==> flow/design.v <==
module MAC_Unit #(parameter WIDTH=32) (
    input logic clk,
    input logic reset,
    input  logic [WIDTH-1:0] a,
    input  logic [WIDTH-1:0] b,
    output logic [WIDTH*2-1:0] result
);
    logic [WIDTH-1:0] a_reg, b_reg;
    logic [WIDTH*2-1:0] mult_result;  
    always_ff@(posedge clk or posedge reset) begin
        if (reset) begin
            a_reg <= '0;
            b_reg <= '0;
            mult_result <= '0;
            result <= '0;
        end else begin
            a_reg <= a;
            b_reg <= b;
            mult_result <= a_reg * b_reg;  
            result <= mult_result + result;  
        end 
    end
endmodule
Tool chain data of MAC_Unit --
The steps from the RTL of MAC_Unit to its reports follow in flow order. Lines are those of the file above, counted from 1. The mark - stands for no value.
Design: design top MAC_Unit, clock port clk, cell library sky130hd, corner tt_025C_1v80

Elaborated design --
Counts by Yosys on the flattened word-level netlist (proc, flatten, opt, wreduce; memories kept). Register bits leave out memories and registers merged into their read ports (data or address); mux counts leave out enables and synchronous resets folded into registers. Print and check cells are left out. Cells with the same type and inputs are merged into one.
Storage and ports: register bits after elaboration 192, input port bits 66, output and inout port bits 64, cells after elaboration 6
Cells by class: $add $sub $neg 1, $mul 1
Operator list (count):
- 32-bit by 32-bit multiplier with 64-bit output | 1
- 64-bit adder | 1

Logic depth --
Yosys ltp: most cells in a row. Word level: on the elaborated netlist, between registers, memories and ports. Mapped: between sequential cells and ports; inverters and the memories' decode and read muxes count.
Logic depth: depth after elaboration 1, ABC_AREA 1, mapped depth 32, depth with buffers taken out 31

Mapped cells and area --
Yosys stat after the flow's synthesis: flattened, memories mapped to cells. It holds for the ABC_AREA given above (unset counts as 0); a run with the other value may have another netlist.
Cells by type:
- sky130_fd_sc_hd__fa_1 | count 897, area in all 1.8E+04 sq um
- sky130_fd_sc_hd__nand2_1 | count 2176, area in all 8.17E+03 sq um
- sky130_fd_sc_hd__inv_1 | count 2126, area in all 7.98E+03 sq um
- sky130_fd_sc_hd__dfrtp_1 | count 192, area in all 4.8E+03 sq um
- sky130_fd_sc_hd__ha_1 | count 326, area in all 4.08E+03 sq um
- sky130_fd_sc_hd__nor2_1 | count 208, area in all 780.749 sq um
- sky130_fd_sc_hd__clkbuf_1 | count 192, area in all 720.691 sq um
- sky130_fd_sc_hd__xor2_1 | count 64, area in all 560.538 sq um
- sky130_fd_sc_hd__nand3_1 | count 108, area in all 540.518 sq um
- sky130_fd_sc_hd__a21oi_1 | count 81, area in all 405.389 sq um
- sky130_fd_sc_hd__nand4_1 | count 30, area in all 187.68 sq um
- sky130_fd_sc_hd__nor3_1 | count 24, area in all 120.115 sq um
- sky130_fd_sc_hd__nor2_2 | count 18, area in all 112.608 sq um
- sky130_fd_sc_hd__o21bai_1 | count 15, area in all 112.608 sq um
- sky130_fd_sc_hd__nand3_2 | count 11, area in all 110.106 sq um
- sky130_fd_sc_hd__nand2_2 | count 15, area in all 93.84 sq um
- sky130_fd_sc_hd__nor3_2 | count 7, area in all 70.067 sq um
- sky130_fd_sc_hd__xnor2_1 | count 4, area in all 35.034 sq um
Not listed: further types 5, cells in them 10.
Mapped netlist: cell count 6504, mapped area 46927.5 sq um, area of sequential cells 4804.6 sq um, flip-flop cells 192, buffers 192

Worst setup path after synthesis --
OpenSTA on the mapped netlist: ideal clock, no wires. The path of least setup slack (recovery checks aside). Input and output delay are each 20% of the period. Register names are those of the netlist, which keeps one name where synthesis merged equal registers.
Timing post-synthesis: path type register -> register, start point register a_reg[30], end point register mult_result[61], period 9000 ps, launch time at the first pin 0 ps, arrival 6041 ps, data required time 8883 ps, path slack 2842 ps, path delay 6158 ps, stages on the path 27, buffers on the path 1, synthesis period reached 6158 ps
"path delay" = arrival - input delay + setup time. "stages on the path": output pins that drive a net of the path, with the launching flip-flop's if there is one; two outputs of one cell count as two. "synthesis period reached" = period - worst setup slack (recovery checks aside). The figure is calculated, with input and output delays left at 20% of the set period. Between the ends stands the longest chain of elaborated cells between them, by number of cells; it is not shown to be the way that was timed. Of several equally long chains one is given. A line is the first line of the expression or statement that the cell stems from. Yosys adds cells for indexed reads and writes and turns some case tables into memories.
On the way, post-synthesis: cells stage by stage sky130_fd_sc_hd__dfrtp_1 sky130_fd_sc_hd__clkbuf_1 sky130_fd_sc_hd__nand2_1 sky130_fd_sc_hd__fa_1 sky130_fd_sc_hd__inv_1 sky130_fd_sc_hd__fa_1 sky130_fd_sc_hd__fa_1 sky130_fd_sc_hd__inv_1 sky130_fd_sc_hd__fa_1 sky130_fd_sc_hd__inv_1 sky130_fd_sc_hd__fa_1 sky130_fd_sc_hd__fa_1 sky130_fd_sc_hd__fa_1 sky130_fd_sc_hd__inv_1 sky130_fd_sc_hd__fa_1 sky130_fd_sc_hd__inv_1 sky130_fd_sc_hd__ha_1 sky130_fd_sc_hd__nand2_1 sky130_fd_sc_hd__inv_1 sky130_fd_sc_hd__a21oi_1 sky130_fd_sc_hd__nand2_1 sky130_fd_sc_hd__nand2_1 sky130_fd_sc_hd__nand2_1 sky130_fd_sc_hd__a21oi_1 sky130_fd_sc_hd__nand2_1 sky130_fd_sc_hd__nand2_1 sky130_fd_sc_hd__nand2_1, length of the longest elaborated chain 1
Ends and longest elaborated chain, post-synthesis:
- start, declared | RTL line 8 | logic [WIDTH-1:0] a_reg, b_reg;
- start, assigned | RTL line 12 | a_reg <= '0;
- start, assigned | RTL line 17 | a_reg <= a;
- 32-bit by 32-bit multiplier with 64-bit output | RTL line 19 | mult_result <= a_reg * b_reg;
- end, assigned | RTL line 14 | mult_result <= '0;
- end, assigned | RTL line 19
- end, declared | RTL line 9 | logic [WIDTH*2-1:0] mult_result;

Timing after layout --
Path of least setup slack in the final report of entry A (OpenROAD, finished layout, wires in). Where an end is a register, its clock arrival counts in the times. The path's times are printed in steps of 10 ps; the period is the one set.
Timing after layout: path type register -> register, start point register a_reg[18], end point register mult_result[61], period 9000 ps, launch time at the first pin 570 ps, arrival 8140 ps, data required time 9450 ps, path slack 1310 ps, stages on the path 25, buffers on the path 1
Between the ends stands the longest chain of elaborated cells between them, by number of cells; it is not shown to be the way that was timed. Of several equally long chains one is given.
On the way, after layout: cells stage by stage sky130_fd_sc_hd__dfrtp_1 sky130_fd_sc_hd__buf_4 sky130_fd_sc_hd__nand2_1 sky130_fd_sc_hd__fa_1 sky130_fd_sc_hd__fa_1 sky130_fd_sc_hd__inv_1 sky130_fd_sc_hd__fa_1 sky130_fd_sc_hd__fa_1 sky130_fd_sc_hd__fa_1 sky130_fd_sc_hd__fa_1 sky130_fd_sc_hd__fa_1 sky130_fd_sc_hd__inv_1 sky130_fd_sc_hd__fa_1 sky130_fd_sc_hd__inv_1 sky130_fd_sc_hd__ha_1 sky130_fd_sc_hd__nand2_1 sky130_fd_sc_hd__inv_1 sky130_fd_sc_hd__a21oi_1 sky130_fd_sc_hd__nand2_1 sky130_fd_sc_hd__nand2_1 sky130_fd_sc_hd__nand2_1 sky130_fd_sc_hd__a21oi_1 sky130_fd_sc_hd__nand2_1 sky130_fd_sc_hd__nand2_1 sky130_fd_sc_hd__nand2_1, length of the longest elaborated chain 1
Ends and longest elaborated chain, after layout:
- start, declared | RTL line 8 | logic [WIDTH-1:0] a_reg, b_reg;
- start, assigned | RTL line 12 | a_reg <= '0;
- start, assigned | RTL line 17 | a_reg <= a;
- 32-bit by 32-bit multiplier with 64-bit output | RTL line 19 | mult_result <= a_reg * b_reg;
- end, assigned | RTL line 14 | mult_result <= '0;
- end, assigned | RTL line 19
- end, declared | RTL line 9 | logic [WIDTH*2-1:0] mult_result;

Hand-over note for MAC_Unit

Design MAC_Unit on sky130hd. What follows are 3 stored runs of the flow, each under its own settings; their order means nothing. The constraints put input and output delay at 20% of the set period each and load the outputs with 0.01 pF.
"achieved clock period" means the clock period less the worst setup slack. The figure is calculated, with input and output delays left at 20% of the set period.
"worst setup path time": the worst setup path's part of the clock period (all of it between registers, 20% less for each end at a port) less its slack. A launch clock that arrives late makes it longer, a capture clock that arrives late makes it shorter.
"worst setup path time" is given in steps of 10 ps.
[entry A] settings: ABC_AREA=1, CAP_MARGIN=5, CELL_PAD_IN_SITES_GLOBAL_PLACEMENT=1, CORE_ASPECT_RATIO=0.92, CORE_MARGIN=6, period_ns=9.0, CORE_UTILIZATION=40, SLEW_MARGIN=20
[entry A] result: chip area after synthesis (Yosys) 46927.5 sq um, die area 125690.0 sq um, standard-cell area of the final layout 50752.4 sq um, utilization 0.44, worst setup slack after layout 1315 ps, total negative slack 0 ps, worst hold slack 541 ps, achieved clock period 7685 ps, worst setup path time 7690 ps, worst setup path kind register -> register
[entry B] settings: CELL_PAD_IN_SITES_GLOBAL_PLACEMENT=1, CORE_MARGIN=8, CORE_UTILIZATION=62, GPL_TIMING_DRIVEN=0, PLACE_DENSITY_LB_ADDON=0.26, period_ns=6.83, CAP_MARGIN=20, SLEW_MARGIN=20
[entry B] result: chip area after synthesis (Yosys) 41962.7 sq um, die area 76261.6 sq um, standard-cell area of the final layout 48476.5 sq um, utilization 0.723, worst setup slack after layout -1038 ps, total negative slack -22444 ps, worst hold slack 484 ps, achieved clock period 7868 ps, worst setup path time 7870 ps, worst setup path kind register -> register
[entry C] settings: CORE_UTILIZATION=40, period_ns=10.6, CAP_MARGIN=20, CORE_MARGIN=2, SLEW_MARGIN=20
[entry C] result: chip area after synthesis (Yosys) 41962.7 sq um, die area 107515.0 sq um, standard-cell area of the final layout 45258.4 sq um, utilization 0.436, worst setup slack after layout 1621 ps, total negative slack 0 ps, worst hold slack 477 ps, achieved clock period 8979 ps, worst setup path time 8980 ps, worst setup path kind register -> register

End of note.
